==> flow/design.v <==
module pc(
    input clk,
    input reset,
    input pcwrite,
    input [7:0] next_pc,
    output reg [7:0] pc
);
    always @ (posedge clk or posedge reset) begin
        if (reset) begin
            pc <= 8'b0;
        end
        else if (pcwrite) begin
            pc <= next_pc;
        end
    end
endmodule
module IF_ID (
    input clk,
    input reset,
    input [18:0] IF_instruction,
    input IF_IDwrite,
    input [7:0] IF_pc_plus_one,
    output reg [7:0] ID_pc_plus_one,
    output reg [18:0] ID_instruction,
    output reg ID_valid
);
    always @(posedge clk or posedge reset) begin
        if (reset) begin
            ID_valid <= 1'b0;
        end
        else if (IF_IDwrite) begin
            ID_valid <= 1'b1;
        end
    end
    always @(posedge clk) begin
        if (IF_IDwrite) begin
            ID_instruction <= IF_instruction;
            ID_pc_plus_one <= IF_pc_plus_one;
        end
    end
endmodule
module control(
    input [4:0] opcode,
    input hazard,
    output reg ID_branch,
    output reg ID_regwrite,
    output reg ID_memtoreg,
    output reg ID_memread,
    output reg ID_memwrite,
    output reg ID_alusrc,
    output reg ID_aluop,
    output reg ID_regdist,
    output reg ID_branchtype,
    output reg ID_push,
    output reg ID_pop,
    output reg ID_ret,
    output reg ID_jump
);
    always @(*) begin
        ID_branch = 1'b0;
        ID_regwrite = 1'b0;
        ID_memtoreg = 1'b0;
        ID_memread = 1'b0;
        ID_memwrite = 1'b0;
        ID_alusrc = 1'b0;
        ID_aluop = 1'b0;
        ID_regdist = 1'b0;
        ID_branchtype = 1'b0;
        ID_push = 1'b0;
        ID_pop = 1'b0;
        ID_ret = 1'b0;
        ID_jump = 1'b0;
        if (!hazard) begin
            case (opcode)
                5'd0: begin
                    ID_regdist = 1'b1;
                    ID_regwrite = 1'b1;
                end
                5'd1: begin
                    ID_regdist = 1'b1;
                    ID_regwrite = 1'b1;
                end
                5'd2: begin
                    ID_jump = 1'b1;
                end
                5'd3: begin
                    ID_branch = 1'b1;
                    ID_branchtype = 1'b0;
                end
                5'd4: begin
                    ID_branch = 1'b1;
                    ID_branchtype = 1'b1;
                end
                5'd5: begin
                    ID_push = 1'b1;
                    ID_jump = 1'b1;
                    ID_regdist = 1'b1;
                    ID_regwrite = 1'b1;
                    ID_alusrc = 1'b1;
                end
                5'd6: begin
                    ID_pop = 1'b1;
                    ID_ret = 1'b1;
                    ID_regdist = 1'b1;
                    ID_regwrite = 1'b1;
                    ID_alusrc = 1'b1;
                end
                5'd7: begin
                    ID_memread = 1'b1;
                    ID_memtoreg = 1'b1;
                    ID_regwrite = 1'b1;
                    ID_alusrc = 1'b1;
                end
                5'd8: begin
                    ID_memwrite = 1'b1;
                    ID_alusrc = 1'b1;
                end
                5'd9: begin
                    ID_regwrite = 1'b1;
                end
                5'd10: begin
                    ID_regwrite = 1'b1;
                    ID_alusrc = 1'b1;
                end
                default: begin
                end
            endcase
        end
    end
endmodule
module reg_file(
    input clk,
    input reset,
    input WB_regwrite,
    input ID_push,
    input ID_pop,
    input [2:0] rs1,
    input [2:0] rs2,
    input [2:0] ws,
    input [18:0] wd,
    output reg [18:0] ID_rd1,
    output reg [18:0] ID_rd2,
    output [2:0] sp
);
    integer i;
    reg [2:0] SP;
    reg [18:0] register_file[0:7];
    assign sp = SP;
    always @(*) begin
        if (WB_regwrite && (ws == rs1))
            ID_rd1 = wd;
        else
            ID_rd1 = register_file[rs1];
        if (WB_regwrite && (ws == rs2))
            ID_rd2 = wd;
        else
            ID_rd2 = register_file[rs2];
    end
    always @(posedge clk or posedge reset) begin
        if (reset) begin
            for (i=0;i<8;i=i+1) begin
                register_file[i] <= 19'd0;
            end
            SP <= 3'd7;
        end else begin
            if (WB_regwrite) begin
                register_file[ws] <= wd;
            end
            if (ID_push) begin
                SP <= SP - 3'd1;
            end
            else if (ID_pop) begin
                SP <= SP + 3'd1;
            end
        end
    end
endmodule
module comparator (
    input [18:0] ID_rd1,
    input [18:0] ID_rd2,
    output reg zero
);
    always @(*) begin
        if (ID_rd1 == ID_rd2) begin
            zero = 1'b1;
        end
        else begin
            zero = 1'b0;
        end
    end
endmodule
module ID_EX(
    input clk,
    input reset,
    input [4:0] ID_opcode,
    input ID_regwrite,
    input ID_memtoreg,
    input ID_memread,
    input ID_memwrite,
    input ID_alusrc,
    input ID_aluop,
    input ID_regdist,
    input [7:0] ID_immediate,
    input [2:0] ID_rs,
    input [2:0] ID_rt,
    input [2:0] ID_rd,
    input [18:0] ID_rd1,
    input [18:0] ID_rd2,
    output reg [4:0] EX_opcode,
    output reg EX_regwrite,
    output reg EX_memtoreg,
    output reg EX_memread,
    output reg EX_memwrite,
    output reg EX_alusrc,
    output reg EX_aluop,
    output reg EX_regdist,
    output reg [7:0] EX_immediate,
    output reg [2:0] EX_rs,
    output reg [2:0] EX_rt,
    output reg [2:0] EX_rd,
    output reg [18:0] EX_rd1,
    output reg [18:0] EX_rd2
);
    always @(posedge clk or posedge reset) begin
        if (reset) begin
            EX_regwrite <= 1'b0;
            EX_memread <= 1'b0;
            EX_memwrite <= 1'b0;
        end
        else begin
            EX_regwrite <= ID_regwrite;
            EX_memread <= ID_memread;
            EX_memwrite <= ID_memwrite;
        end
    end
    always @(posedge clk) begin
        EX_opcode <= ID_opcode;
        EX_memtoreg <= ID_memtoreg;
        EX_alusrc <= ID_alusrc;
        EX_aluop <= ID_aluop;
        EX_regdist <= ID_regdist;
        EX_immediate <= ID_immediate;
        EX_rs <= ID_rs;
        EX_rt <= ID_rt;
        EX_rd <= ID_rd;
        EX_rd1 <= ID_rd1;
        EX_rd2 <= ID_rd2;
    end
endmodule
module alu_mux(
    input [1:0] sel,
    input [18:0] EX_data,
    input [18:0] MEM_data,
    input [18:0] WB_data,
    output reg [18:0] in
);
    always @(*) begin
        case (sel)
            2'b00 : in = EX_data;
            2'b01 : in = MEM_data;
            2'b10 : in = WB_data;
            default: in = 19'd0;
        endcase
    end
endmodule
module alu_control (
    input [4:0] opcode,
    input [4:0] funct,
    output reg [4:0] operation
);
    always @(*) begin
        case (opcode)
            5'd0: operation = funct;
            5'd1: operation = funct;
            5'd9: operation = funct;
            5'd10: operation = 5'd12;
            5'd8: operation = 5'd12;
            5'd7: operation = 5'd12;
            5'd5: operation = 5'd12;
            5'd6: operation = 5'd12;
            default: operation = 5'd0;
        endcase
    end
endmodule
module alu (
    input [18:0] in1,
    input [18:0] in2,
    input [4:0] alu_ctrl,
    output reg [18:0] EX_out
);
    always @(*) begin
        case (alu_ctrl)
            5'd0: EX_out = in1 + in2;
            5'd1: EX_out = in1 - in2;
            5'd2: EX_out = in1 * in2;
            5'd3: EX_out = (in2 == 19'd0) ? 19'd0 : in1 / in2;
            5'd4: EX_out = in1 + 1;
            5'd5: EX_out = in1 - 1;
            5'd6: EX_out = in1 & in2;
            5'd7: EX_out = in1 | in2;
            5'd8: EX_out = in1 ^ in2;
            5'd9: EX_out = ~in1;
            5'd10: EX_out = in1 ^ 19'b0011001010111010110;  
            5'd11: EX_out = in1 ^ 19'b0011001010111010110;
            5'd12: EX_out = in2;
            default: EX_out = 19'd0;
        endcase
    end
endmodule
module EX_MEM (
    input clk,
    input reset,
    input EX_regwrite,
    input EX_memtoreg,
    input EX_memread,
    input EX_memwrite,
    input [18:0] EX_out,
    input [18:0] EX_wdata,
    input [2:0] EX_rd,
    output reg MEM_regwrite,
    output reg MEM_memtoreg,
    output reg MEM_memread,
    output reg MEM_memwrite,
    output reg [18:0] MEM_out,
    output reg [18:0] MEM_wdata,
    output reg [2:0] MEM_rd
);
    always @(posedge clk or posedge reset) begin
        if (reset) begin
            MEM_regwrite <= 1'b0;
            MEM_memread <= 1'b0;
            MEM_memwrite <= 1'b0;
        end
        else begin
            MEM_regwrite <= EX_regwrite;
            MEM_memread <= EX_memread;
            MEM_memwrite <= EX_memwrite;
        end
    end
    always @(posedge clk) begin
        MEM_memtoreg <= EX_memtoreg;
        MEM_out <= EX_out;
        MEM_wdata <= EX_wdata;
        MEM_rd <= EX_rd;
    end
endmodule
module MEM_WB (
    input clk,
    input reset,
    input MEM_regwrite,
    input MEM_memtoreg,
    input [18:0] MEM_rdata,
    input [18:0] MEM_out,
    input [2:0] MEM_rd,
    output reg WB_regwrite,
    output reg WB_memtoreg,
    output reg [18:0] WB_rdata,
    output reg [18:0] WB_out,
    output reg [2:0] WB_rd
);
always @(posedge clk or posedge reset) begin
    if (reset) begin
        WB_regwrite <= 1'b0;
    end
    else begin
        WB_regwrite <= MEM_regwrite;
    end
end
always @(posedge clk) begin
    WB_memtoreg <= MEM_memtoreg;
    WB_rdata <= MEM_rdata;
    WB_out <= MEM_out;
    WB_rd <= MEM_rd;
end
endmodule
module forwarding_unit (
    input [2:0] EX_rs,
	input [2:0] EX_rt,
	input [2:0] MEM_rd,
	input [2:0] WB_rd,
	input MEM_regwrite,
	input WB_regwrite,
	output reg [1:0] mux_in1,
	output reg [1:0] mux_in2
);
    always @ (*) begin
	    mux_in1 = 2'b00;
		mux_in2 = 2'b00;
		if ((MEM_rd == EX_rs) && (MEM_regwrite)) begin
		    mux_in1 =2'b01;
		end
		if ((MEM_rd == EX_rt) && (MEM_regwrite)) begin
		    mux_in2 =2'b01;
		end
		if (((WB_rd == EX_rs) && (WB_regwrite)) && ~((MEM_rd == EX_rs) && (MEM_regwrite))) begin
            mux_in1 = 2'b10;
        end
		if (((WB_rd == EX_rt) && (WB_regwrite)) && ~((MEM_rd == EX_rt) && (MEM_regwrite))) begin
            mux_in2 = 2'b10;
        end
	end 
endmodule
module hazard_detection(
    input reset,
    input EX_memread,
    input [2:0] EX_rt,
    input [2:0] ID_rt,
    input [2:0] ID_rs,
    input ID_reads_early,
    input [2:0] ID_ra1,
    input [2:0] ID_ra2,
    input EX_regwrite,
    input [2:0] EX_dest,
    input MEM_regwrite,
    input [2:0] MEM_rd,
    output reg hazard,
    output reg IF_IDwrite,
    output reg PCwrite
);
    wire early_hazard;
    assign early_hazard = ID_reads_early &&
        ((EX_regwrite && ((EX_dest == ID_ra1) || (EX_dest == ID_ra2))) ||
         (MEM_regwrite && ((MEM_rd == ID_ra1) || (MEM_rd == ID_ra2))));
    always @ (*) begin
        if (reset) begin
            hazard = 1'b0;
            IF_IDwrite = 1'b1;
            PCwrite = 1'b1;
        end
        else if ((EX_memread && ((EX_rt == ID_rt) || (EX_rt == ID_rs))) || early_hazard) begin
            hazard = 1'b1;
            IF_IDwrite = 1'b0;
            PCwrite = 1'b0;
        end
        else begin
            hazard = 1'b0;
            IF_IDwrite = 1'b1;
            PCwrite = 1'b1;
        end
    end
endmodule
module cpu(
    input clk,
    input reset,
    output [7:0] imem_addr,
    input [18:0] imem_data,
    output [7:0] dmem_addr,
    output [18:0] dmem_wdata,
    output dmem_we,
    input [18:0] dmem_rdata,
    output rf_we,
    output [2:0] rf_waddr,
    output [18:0] rf_wdata
);
    wire [7:0] ret_mux_pc;
    wire [7:0] pc;
    wire pcwrite;
    wire IF_IDwrite;
    wire hazard;
    wire WB_regwrite;
    pc pc_cpu (
        .clk(clk),
        .reset(reset),
        .pcwrite(pcwrite),
        .next_pc(ret_mux_pc),
        .pc(pc)
    );
    wire [18:0] IF_instruction;
    assign imem_addr = pc;
    assign IF_instruction = imem_data;
    wire [7:0] IF_pc_plus_one;
    assign IF_pc_plus_one = pc + 8'd1;
    wire [7:0] ID_pc_plus_one;
    wire [18:0] ID_instruction;
    wire ID_valid;
    wire branch_signal;
    IF_ID IF_ID_cpu (
        .clk(clk),
        .reset(reset),
        .IF_instruction(IF_instruction),
        .IF_IDwrite(IF_IDwrite),
        .IF_pc_plus_one(IF_pc_plus_one),
        .ID_pc_plus_one(ID_pc_plus_one),
        .ID_instruction(ID_instruction),
        .ID_valid(ID_valid)
    );
    wire ID_branch, ID_regwrite, ID_memtoreg, ID_memread, ID_memwrite, ID_alusrc, ID_aluop;
    wire ID_regdist, ID_branchtype, ID_push, ID_pop, ID_ret, ID_jump;
    control control_cpu(
        .opcode(ID_instruction[18:14]),
        .hazard(hazard | ~ID_valid),
        .ID_branch(ID_branch),
        .ID_regwrite(ID_regwrite),
        .ID_memtoreg(ID_memtoreg),
        .ID_memread(ID_memread),
        .ID_memwrite(ID_memwrite),
        .ID_alusrc(ID_alusrc),
        .ID_aluop(ID_aluop),
        .ID_regdist(ID_regdist),
        .ID_branchtype(ID_branchtype),
        .ID_push(ID_push),
        .ID_pop(ID_pop),
        .ID_ret(ID_ret),
        .ID_jump(ID_jump)
    );
    wire [18:0] wd;
    wire [18:0] ID_rd1, ID_rd2;
    wire [2:0] ws;
    wire [2:0] sp;
    wire ID_is_ret = (ID_instruction[18:14] == 5'd6);
    wire ID_is_call = (ID_instruction[18:14] == 5'd5);
    wire [2:0] ID_ra1 = ID_is_ret ? (sp + 3'd1) : ID_instruction[13:11];
    wire [2:0] ID_ra2 = ID_instruction[10:8];
    reg_file reg_file_cpu(
        .clk(clk),
        .reset(reset),
        .WB_regwrite(WB_regwrite),
        .ID_push(ID_push),
        .ID_pop(ID_pop),
        .rs1(ID_ra1),
        .rs2(ID_ra2),
        .ws(ws),
        .wd(wd),
        .ID_rd1(ID_rd1),
        .ID_rd2(ID_rd2),
        .sp(sp)
    );
    wire zero;
    comparator comparator_cpu(
        .ID_rd1(ID_rd1),
        .ID_rd2(ID_rd2),
        .zero(zero)
    );
    wire zero_flag;
    assign zero_flag = (ID_branchtype) ? ~zero : zero;
    assign branch_signal = ID_branch && zero_flag;
    wire [7:0] branch_mux_pc;
    assign branch_mux_pc = (branch_signal) ? ID_instruction[7:0] : IF_pc_plus_one;
    wire [7:0] jump_mux_pc;
    assign jump_mux_pc = (ID_jump) ? ID_instruction[7:0] : branch_mux_pc;
    assign ret_mux_pc = (ID_ret) ? ID_rd1[7:0] : jump_mux_pc;
    wire [7:0] ID_immediate = ID_is_call ? ID_pc_plus_one :
                              (ID_is_ret ? 8'd0 : ID_instruction[7:0]);
    wire [2:0] ID_rd = ID_is_call ? sp :
                       (ID_is_ret ? (sp + 3'd1) : ID_instruction[7:5]);
    wire EX_regwrite, EX_memtoreg, EX_memread, EX_memwrite, EX_alusrc, EX_aluop, EX_regdist;
    wire [7:0] EX_immediate;
    wire [2:0] EX_rs, EX_rt, EX_rd;
    wire [18:0] EX_rd1, EX_rd2;
    wire [4:0] EX_opcode;
    ID_EX ID_EX_cpu(
        .clk(clk),
        .reset(reset),
        .ID_opcode(ID_instruction[18:14]),
        .ID_regwrite(ID_regwrite),
        .ID_memtoreg(ID_memtoreg),
        .ID_memread(ID_memread),
        .ID_memwrite(ID_memwrite),
        .ID_alusrc(ID_alusrc),
        .ID_aluop(ID_aluop),
        .ID_regdist(ID_regdist),
        .ID_immediate(ID_immediate),
        .ID_rs(ID_instruction[13:11]),
        .ID_rt(ID_instruction[10:8]),
        .ID_rd(ID_rd),
        .ID_rd1(ID_rd1),
        .ID_rd2(ID_rd2),
        .EX_opcode(EX_opcode),
        .EX_regwrite(EX_regwrite),
        .EX_memtoreg(EX_memtoreg),
        .EX_memread(EX_memread),
        .EX_memwrite(EX_memwrite),
        .EX_alusrc(EX_alusrc),
        .EX_aluop(EX_aluop),
        .EX_regdist(EX_regdist),
        .EX_immediate(EX_immediate),
        .EX_rs(EX_rs),
        .EX_rt(EX_rt),
        .EX_rd(EX_rd),
        .EX_rd1(EX_rd1),
        .EX_rd2(EX_rd2)
    );
    wire [1:0] sel1, sel2;
    wire [18:0] in1, EX_in2_mux, in2;
    wire [18:0] MEM_out;
    alu_mux alu_mux_in1(
        .sel(sel1),
        .EX_data(EX_rd1),
        .MEM_data(MEM_out),
        .WB_data(wd),
        .in(in1)
    );
    alu_mux alu_mux_in2(
        .sel(sel2),
        .EX_data(EX_rd2),
        .MEM_data(MEM_out),
        .WB_data(wd),
        .in(EX_in2_mux)
    );
    wire [18:0] extended_EX_immediate;
    assign extended_EX_immediate = { 11'b0, EX_immediate};
    assign in2 = (EX_alusrc) ? extended_EX_immediate : EX_in2_mux;
    wire [4:0] alu_ctrl;
    alu_control alu_control_cpu(
        .opcode(EX_opcode),
        .funct(EX_immediate[4:0]),
        .operation(alu_ctrl)
    );
    wire [18:0] EX_out;
    alu alu_cpu(
        .in1(in1),
        .in2(in2),
        .alu_ctrl(alu_ctrl),
        .EX_out(EX_out)
    );
    wire [2:0] EX_rd_muxed;
    assign EX_rd_muxed = (EX_regdist) ? EX_rd : EX_rt;
    wire MEM_regwrite, MEM_memtoreg, MEM_memread, MEM_memwrite;
    wire [18:0] MEM_wdata;
    wire [2:0] MEM_rd;
    EX_MEM EX_MEM_cpu (
        .clk(clk),
        .reset(reset),
        .EX_regwrite(EX_regwrite),
        .EX_memtoreg(EX_memtoreg),
        .EX_memread(EX_memread),
        .EX_memwrite(EX_memwrite),
        .EX_out(EX_out),
        .EX_wdata(EX_in2_mux),
        .EX_rd(EX_rd_muxed),
        .MEM_regwrite(MEM_regwrite),
        .MEM_memtoreg(MEM_memtoreg),
        .MEM_memread(MEM_memread),
        .MEM_memwrite(MEM_memwrite),
        .MEM_out(MEM_out),
        .MEM_wdata(MEM_wdata),
        .MEM_rd(MEM_rd)
    );
    wire [18:0] MEM_rdata;
    assign dmem_addr = MEM_out[7:0];
    assign dmem_wdata = MEM_wdata;
    assign dmem_we = MEM_memwrite;
    assign MEM_rdata = dmem_rdata;
    wire WB_memtoreg;
    wire [18:0] WB_rdata, WB_out;
    wire [2:0] WB_rd;
    MEM_WB MEM_WB_cpu(
        .clk(clk),
        .reset(reset),
        .MEM_regwrite(MEM_regwrite),
        .MEM_memtoreg(MEM_memtoreg),
        .MEM_rdata(MEM_rdata),
        .MEM_out(MEM_out),
        .MEM_rd(MEM_rd),
        .WB_regwrite(WB_regwrite),
        .WB_memtoreg(WB_memtoreg),
        .WB_rdata(WB_rdata),
        .WB_out(WB_out),
        .WB_rd(WB_rd)
    );
    assign ws = WB_rd;
    assign wd = (WB_memtoreg) ? WB_rdata : WB_out;
    assign rf_we = WB_regwrite;
    assign rf_waddr = WB_rd;
    assign rf_wdata = wd;
    forwarding_unit forwarding_unit_cpu(
        .EX_rs(EX_rs),
        .EX_rt(EX_rt),
        .MEM_rd(MEM_rd),
        .WB_rd(WB_rd),
        .MEM_regwrite(MEM_regwrite),
        .WB_regwrite(WB_regwrite),
        .mux_in1(sel1),
        .mux_in2(sel2)
    );
    wire ID_reads_early = ID_valid && ((ID_instruction[18:14] == 5'd3) ||
                          (ID_instruction[18:14] == 5'd4) || ID_is_ret);
    hazard_detection hazard_detection_cpu(
        .reset(reset),
        .EX_memread(EX_memread),
        .EX_rt(EX_rt),
        .ID_rs(ID_instruction[13:11]),
        .ID_rt(ID_instruction[10:8]),
        .ID_reads_early(ID_reads_early),
        .ID_ra1(ID_ra1),
        .ID_ra2(ID_ra2),
        .EX_regwrite(EX_regwrite),
        .EX_dest(EX_rd_muxed),
        .MEM_regwrite(MEM_regwrite),
        .MEM_rd(MEM_rd),
        .hazard(hazard),
        .IF_IDwrite(IF_IDwrite),
        .PCwrite(pcwrite)
    );
endmodule
### Step by step through the tools: cpu

What the tools print for cpu, step after step.
Lines are those of the file above, counted from 1.
The mark -- stands for no value.

| set-up | value |
|---|---|
| top module | cpu |
| clock port | clk |
| cell library | sky130hd |
| timing corner | tt_025C_1v80 |

### Elaborated design

Source: Yosys, flattened and elaborated. Widths are those after wreduce. Print and check cells do not count. Equal cells are merged and count once.
Yosys's memory passes give these memory sizes; they may raise the number of words (mostly to a power of two), join words into wider ones and drop unused or constant bits.

| word-level totals | value |
|---|---|
| input port bits | 40 |
| word width x clocked read ports | 12 |
| memory bits (read-only) | 192 |
| register bits | 344 |
| memories kept | 1 |
| elaborated cells | 203 |
| output and inout bits | 59 |

| cells by class | value |
|---|---|
| multiply operators | 1 |
| reductions and logical operators | 42 |
| mux-type cells | 43 |
| divide/modulo/power cells | 1 |
| equality and inequality tests | 61 |
| bitwise logic cells | 10 |
| $add $sub $neg | 7 |

Memories:

| name | depth | bits a word | read ports | write ports | line | RTL |
|---|---|---|---|---|---|---|
| (name not given) | 16 | 12 | 1 | 0 | 74 | `case (opcode)` |

Operators with widths:

| operator | number |
|---|---|
| 19-bit by 19-bit divider with 19-bit output | 1 |
| 19-bit by 19-bit multiplier with 19-bit output | 1 |
| 19-bit case mux with 8-bit select | 2 |
| 19-bit case mux with 12-bit select | 1 |
| 19-bit case mux with 3-bit select | 2 |
| 19-bit 2-to-1 mux | 5 |
| 5-bit by 3-bit equality test with 1-bit output (second input constant) | 10 |
| 5-bit by 4-bit equality test with 1-bit output (second input constant) | 8 |
| 8-bit 2-to-1 mux | 5 |
| 3-bit equality test | 12 |
| 3-bit equality test (second input constant) | 12 |
| 19-bit by 1-bit adder with 19-bit output (second input constant) | 1 |
| 19-bit by 1-bit subtractor with 19-bit output (second input constant) | 1 |
| 19-bit adder | 1 |
| 19-bit subtractor | 1 |
| 19-bit equality test | 1 |
| 19-bit AND | 1 |
| 19-bit OR | 1 |
| 19-bit XOR | 1 |
| 19-bit NOT | 1 |
| 19-bit logical NOT | 1 |
| 3-bit by 2-bit equality test with 1-bit output (second input constant) | 6 |
| 3-bit 2-to-1 mux | 6 |
| 1-bit 2-to-1 mux | 17 |
| 2-bit AND reduction | 8 |
| 5-bit by 2-bit equality test with 1-bit output (second input constant) | 3 |
| 1-bit logical AND | 14 |
| 12-bit 2-to-1 mux | 1 |

Not listed: further kinds 21, cells in them 41.

### Longest topological paths

Depth = most cells in a row (Yosys ltp): at word level without a register or memory, in the mapped netlist without a sequential cell, where the memories' decode and read muxes count.

| depth | value |
|---|---|
| word-level depth | 17 |
| ABC_AREA | 0 |
| mapped depth | 211 |
| mapped depth without buffers | 194 |

### Synthesis result

Yosys stat after the flow's synthesis: flattened, memories mapped to cells. It holds for the ABC_AREA given above (unset counts as 0); a run with the other value may have another netlist.

| synthesis totals | value |
|---|---|
| standard cells after synthesis | 4131 |
| mapped area | 33573.4 um2 |
| buffers | 224 |
| sequential part of the area | 8211.6 um2 |
| mapped flip-flops | 354 |

Cell types:

| cell | number | total area (um2) |
|---|---|---|
| sky130_fd_sc_hd__dfrtp_1 | 167 | 4.18E+03 |
| sky130_fd_sc_hd__ha_1 | 319 | 3.99E+03 |
| sky130_fd_sc_hd__dfxtp_1 | 157 | 3.14E+03 |
| sky130_fd_sc_hd__fa_1 | 124 | 2.48E+03 |
| sky130_fd_sc_hd__nor2_1 | 439 | 1647.83 |
| sky130_fd_sc_hd__o21ai_0 | 309 | 1.55E+03 |
| sky130_fd_sc_hd__nand2_1 | 394 | 1.48E+03 |
| sky130_fd_sc_hd__a21oi_1 | 250 | 1251.2 |
| sky130_fd_sc_hd__inv_1 | 331 | 1.24E+03 |
| sky130_fd_sc_hd__xnor2_1 | 142 | 1.24E+03 |
| sky130_fd_sc_hd__edfxtp_1 | 27 | 810.778 |
| sky130_fd_sc_hd__mux2i_1 | 75 | 750.72 |
| sky130_fd_sc_hd__clkbuf_1 | 185 | 694.416 |
| sky130_fd_sc_hd__mux2_2 | 58 | 653.126 |
| sky130_fd_sc_hd__o21a_1 | 81 | 608.083 |
| sky130_fd_sc_hd__nor3_1 | 114 | 570.547 |
| sky130_fd_sc_hd__nand3_1 | 108 | 540.518 |
| sky130_fd_sc_hd__a21o_1 | 60 | 450.432 |

Other cell types: 80; their cells: 791.
The figures by module come from a second, unflattened synthesis with its own total; it is not the netlist above.

| second synthesis, totals | value |
|---|---|
| cells (unflattened synthesis) | 3844 |
| area total of the unflattened synthesis | 34346.7 um2 |

Each row is one instance without its submodules.

By module:

| module | cells | times used | seq. area (um2) | area (um2) |
|---|---|---|---|---|
| alu | 2491 | 1 | 0.0 | 18212.5 |
| reg_file | 802 | 1 | 3882.5 | 8998.6 |
| ID_EX | 68 | 1 | 1356.3 | 1360.1 |
| cpu | 132 | 1 | 0.0 | 1018.5 |
| EX_MEM | 46 | 1 | 915.9 | 919.6 |
| MEM_WB | 44 | 1 | 865.8 | 869.6 |
| IF_ID | 30 | 1 | 835.8 | 845.8 |
| alu_mux | 45 | 2 | 0.0 | 415.4 |
| pc | 18 | 1 | 200.2 | 335.3 |
| control | 35 | 1 | 0.0 | 269.0 |
| hazard_detection | 32 | 1 | 0.0 | 241.5 |
| comparator | 25 | 1 | 0.0 | 210.2 |
| forwarding_unit | 18 | 1 | 0.0 | 152.6 |
| alu_control | 13 | 1 | 0.0 | 82.6 |

### Worst setup path after synthesis

Source: OpenSTA report_checks on the synthesized netlist (no wires, ideal clock, input and output delay 20% of the period each), path of least setup slack; recovery checks are left aside. Register names are those of the netlist, which keeps one name where synthesis merged equal registers.

| timing post-synthesis | value |
|---|---|
| path kind | reg-to-reg |
| from | reg MEM_WB_cpu.WB_memtoreg |
| to | reg EX_MEM_cpu.MEM_out[0] |
| path delay | 41.408 ns |
| stages | 204 |
| required time | 37.860 ns |
| setup slack | -3.408 ns |
| library setup time | 0.140 ns |
| arrival time | 41.268 ns |
| path buffers | 19 |
| time at the first pin | 0.000 ns |
| period | 38.0 ns |
| synthesis period reached | 41.408 ns |

"path delay" is the arrival time less input delay plus setup time.
"stages" counts driving pins, that of a launching flip-flop among them; a cell with two outputs on the path counts twice.
"synthesis period reached" is the clock period less the worst setup slack; recovery checks do not enter. This is arithmetic on one report: input and output delays are still those of the set period (20% each).
The rows between start and end are the longest chain of elaborated cells between them; the timing report does not say that the signal goes this way. Where chains are equally long, one stands for them.
Each line given opens the expression or statement behind the cell; cells for indexed reads and writes are added by Yosys, which also makes memories of some case tables.

| on the way, post-synthesis | value |
|---|---|
| cells stage by stage | sky130_fd_sc_hd__dfxtp_1 > sky130_fd_sc_hd__buf_2 > sky130_fd_sc_hd__buf_2 > sky130_fd_sc_hd__mux2i_1 > sky130_fd_sc_hd__clkbuf_1 > sky130_fd_sc_hd__nor2_1 > sky130_fd_sc_hd__a21oi_1 > sky130_fd_sc_hd__o21ai_0 > sky130_fd_sc_hd__nor2_1 > sky130_fd_sc_hd__a21o_1 > sky130_fd_sc_hd__clkbuf_1 > sky130_fd_sc_hd__buf_1 > sky130_fd_sc_hd__ha_1 > sky130_fd_sc_hd__or2_2 > sky130_fd_sc_hd__nand3_1 > sky130_fd_sc_hd__nor2_1 > sky130_fd_sc_hd__mux2i_1 > sky130_fd_sc_hd__ha_1 > [168 not listed] > sky130_fd_sc_hd__o21ai_1 > sky130_fd_sc_hd__clkbuf_1 > sky130_fd_sc_hd__mux2i_1 > sky130_fd_sc_hd__ha_1 > sky130_fd_sc_hd__nor2b_1 > sky130_fd_sc_hd__o21a_1 > sky130_fd_sc_hd__o21a_1 > sky130_fd_sc_hd__o21a_1 > sky130_fd_sc_hd__o21ai_0 > sky130_fd_sc_hd__nand2b_1 > sky130_fd_sc_hd__a21oi_1 > sky130_fd_sc_hd__o21a_1 > sky130_fd_sc_hd__o21ai_0 > sky130_fd_sc_hd__a211o_1 > sky130_fd_sc_hd__a21o_1 > sky130_fd_sc_hd__a21o_1 > sky130_fd_sc_hd__a21oi_1 > sky130_fd_sc_hd__o221ai_1 |
| cells in the longest elaborated chain | 6 |
| elaborated cells on any way between the ends | 17 |
| source lines of those cells | 14 |
| classes of those cells | add/sub: 4; mul: 1; div: 1; mux: 6; logic: 4; reduce/logical: 1 |

Ends and longest elaborated chain, post-synthesis:

| element | line | RTL |
|---|---|---|
| start: declaration | 356 | `output reg WB_memtoreg,` |
| start: assignment | 370 | `WB_memtoreg <= MEM_memtoreg;` |
| 19-bit 2-to-1 mux | 662 | `assign wd = (WB_memtoreg) ? WB_rdata : WB_out;` |
| 19-bit case mux with 3-bit select | 258 | `case (sel)` |
| 19-bit 2-to-1 mux | 602 | `assign in2 = (EX_alusrc) ? extended_EX_immediate : EX_in2_mux;` |
| 19-bit by 19-bit divider with 19-bit output | 296 | `5'd3: EX_out = (in2 == 19'd0) ? 19'd0 : in1 / in2;` |
| 19-bit 2-to-1 mux | 296 |  |
| 19-bit case mux with 12-bit select | 292 | `case (alu_ctrl)` |
| end: assignment | 342 | `MEM_out <= EX_out;` |
| end: declaration | 324 | `output reg [18:0] MEM_out,` |

Some nets on the timed path still bear RTL names; the line given drives or declares the net.

Nets with RTL names, path post-synthesis:

| signal | line |
|---|---|
| EX_MEM_cpu.EX_wdata[0] | 258 |

### Timing after layout

From the final timing report of run A: the path of least setup slack in the routed layout; clock arrival at registers is part of the times.

| timing after layout | value |
|---|---|
| path kind | reg-to-reg |
| from | reg ID_EX_cpu.EX_rt[1] |
| to | reg EX_MEM_cpu.MEM_out[0] |
| time at the first pin | 0.60 ns |
| library setup time | 0.17 ns |
| arrival time | 41.34 ns |
| required time | 24.87 ns |
| period | 24.4 ns |
| setup slack | -16.48 ns |
| stages | 204 |
| path buffers | 36 |

The rows between start and end are the longest chain of elaborated cells between them; the timing report does not say that the signal goes this way. Where chains are equally long, one stands for them.

| on the way, after layout | value |
|---|---|
| cells stage by stage | sky130_fd_sc_hd__dfxtp_1 > sky130_fd_sc_hd__buf_6 > sky130_fd_sc_hd__buf_12 > sky130_fd_sc_hd__xnor2_4 > sky130_fd_sc_hd__nand4_1 > sky130_fd_sc_hd__buf_6 > sky130_fd_sc_hd__buf_4 > sky130_fd_sc_hd__nor2_1 > sky130_fd_sc_hd__o31a_1 > sky130_fd_sc_hd__inv_1 > sky130_fd_sc_hd__mux2i_4 > sky130_fd_sc_hd__clkbuf_4 > sky130_fd_sc_hd__buf_12 > sky130_fd_sc_hd__ha_1 > sky130_fd_sc_hd__o21a_1 > sky130_fd_sc_hd__o21ai_1 > sky130_fd_sc_hd__or3_4 > sky130_fd_sc_hd__or2_4 > [168 not listed] > sky130_fd_sc_hd__o21ai_4 > sky130_fd_sc_hd__buf_4 > sky130_fd_sc_hd__buf_4 > sky130_fd_sc_hd__inv_6 > sky130_fd_sc_hd__mux2_2 > sky130_fd_sc_hd__ha_1 > sky130_fd_sc_hd__o21a_1 > sky130_fd_sc_hd__o21a_1 > sky130_fd_sc_hd__o21ai_1 > sky130_fd_sc_hd__nand2b_1 > sky130_fd_sc_hd__a21oi_2 > sky130_fd_sc_hd__o21a_1 > sky130_fd_sc_hd__o21ai_2 > sky130_fd_sc_hd__a211o_1 > sky130_fd_sc_hd__a21o_1 > sky130_fd_sc_hd__a21o_1 > sky130_fd_sc_hd__a21oi_2 > sky130_fd_sc_hd__o221ai_2 |
| cells in the longest elaborated chain | 11 |
| elaborated cells on any way between the ends | 23 |
| classes of those cells | add/sub: 2; mul: 1; div: 1; eq/ne: 4; mux: 6; logic: 4; reduce/logical: 5 |

Ends and longest elaborated chain, after layout:

| element | line | RTL |
|---|---|---|
| start: declaration | 219 | `output reg [2:0] EX_rt,` |
| start: assignment | 244 | `EX_rt <= ID_rt;` |
| 3-bit equality test | 398 | `if (((WB_rd == EX_rt) && (WB_regwrite)) && ~((MEM_rd == EX_rt) && (MEM_regwrite))) begin` |
| 1-bit logical AND | 398 |  |
| 1-bit NOT | 398 |  |
| 1-bit logical AND | 398 |  |
| 2-bit 2-to-1 mux | 398 |  |
| 2-bit equality test | 258 | `case (sel)` |
| 19-bit case mux with 3-bit select | 258 |  |
| 19-bit 2-to-1 mux | 602 | `assign in2 = (EX_alusrc) ? extended_EX_immediate : EX_in2_mux;` |
| 19-bit by 19-bit divider with 19-bit output | 296 | `5'd3: EX_out = (in2 == 19'd0) ? 19'd0 : in1 / in2;` |
| 19-bit 2-to-1 mux | 296 |  |
| 19-bit case mux with 12-bit select | 292 | `case (alu_ctrl)` |
| end: assignment | 342 | `MEM_out <= EX_out;` |
| end: declaration | 324 | `output reg [18:0] MEM_out,` |

Some nets on the timed path still bear RTL names; the line given drives or declares the net.

Nets with RTL names, path after layout:

| signal | line |
|---|---|
| EX_MEM_cpu.EX_wdata[1] | 258 |

Stored flow runs of cpu (6 of them; Yosys, OpenROAD, sky130hd). They differ in their settings and are not a sequence. Constraints: input delay and output delay 20% of the set period each, output load 0.01 pF.
"reached clock period" means the clock period less the worst setup slack. The figure is calculated, with input and output delays left at 20% of the set period.
By "critical path time" is meant the share of the clock period that the worst setup path is allowed (20% is reserved at inputs, 20% at outputs), minus its slack. Clock arrival times at its registers enter into it.
Settings: . = not set for that run.
Results: . = not shown.

| run name | ABC_AREA | CAP_MARGIN | CELL_PAD_IN_SITES_DETAIL_PLACEMENT | CELL_PAD_IN_SITES_GLOBAL_PLACEMENT | CORE_ASPECT_RATIO | CORE_MARGIN | GPL_TIMING_DRIVEN | MAX_ROUTING_LAYER | SLEW_MARGIN | TNS_END_PERCENT | period_ns | CORE_UTILIZATION | PLACE_DENSITY_LB_ADDON | CTS_CLUSTER_DIAMETER | CTS_CLUSTER_SIZE | GPL_ROUTABILITY_DRIVEN | MIN_ROUTING_LAYER | PLACE_DENSITY | die area (um2) | utilization after routing | critical path time (ns) | kind of the worst setup path | reached clock period (ns) | cell area after synthesis (um2) | smallest hold slack (ns) | smallest setup slack (ns) | total negative slack (ns) |
|---|---|---|---|---|---|---|---|---|---|---|---|---|---|---|---|---|---|---|---|---|---|---|---|---|---|---|---|
| run A | 0 | 10 | 1 | 0 | 1.36 | 9 | 0 | met4 | 35 | 30 | 24.4 | 40 | . | . | . | . | . | . | 94810.0 | 0.516 | 40.88 | reg-to-reg | 40.876 | 33573.4 | 0.322 | -16.476 | -58.075 |
| run B | 1 | 20 | 1 | 0 | 1.36 | 9 | 0 | met4 | 35 | 30 | 34.4 | 40 | 0.21 | . | . | . | . | . | 92705.4 | 0.518 | 45.98 | reg-to-reg | 45.984 | 32781.4 | 0.331 | -11.584 | -32.542 |
| run C | . | 20 | 2 | . | . | 2 | . | . | 20 | 70 | 36.3 | 49 | 0.07 | 74 | 49 | . | . | . | . | . | . | . | . | . | . | . | . |
| run D | . | 20 | . | . | 0.97 | 2 | 0 | . | 30 | . | 38.0 | 56 | . | 350 | 46 | 0 | met2 | 0.71 | . | . | . | . | . | . | . | . | . |
| run E | 0 | 20 | 1 | 0 | 1.36 | 9 | 0 | met5 | 35 | 30 | 34.4 | 40 | 0.21 | 325 | . | . | . | . | 94810.0 | 0.509 | 40.81 | reg-to-reg | 40.814 | 33573.4 | 0.327 | -6.414 | -12.298 |
| run F | . | 20 | . | . | . | 2 | . | . | 20 | . | 37.0 | 29 | . | . | . | . | . | . | 118508.0 | 0.355 | 36.25 | reg-to-reg | 36.247 | 33573.4 | 0.309 | 0.753 | 0.000 |

Run C: no final report: placement broke off with DPL-0033
Run D: no final report: routing broke off with GRT-0116
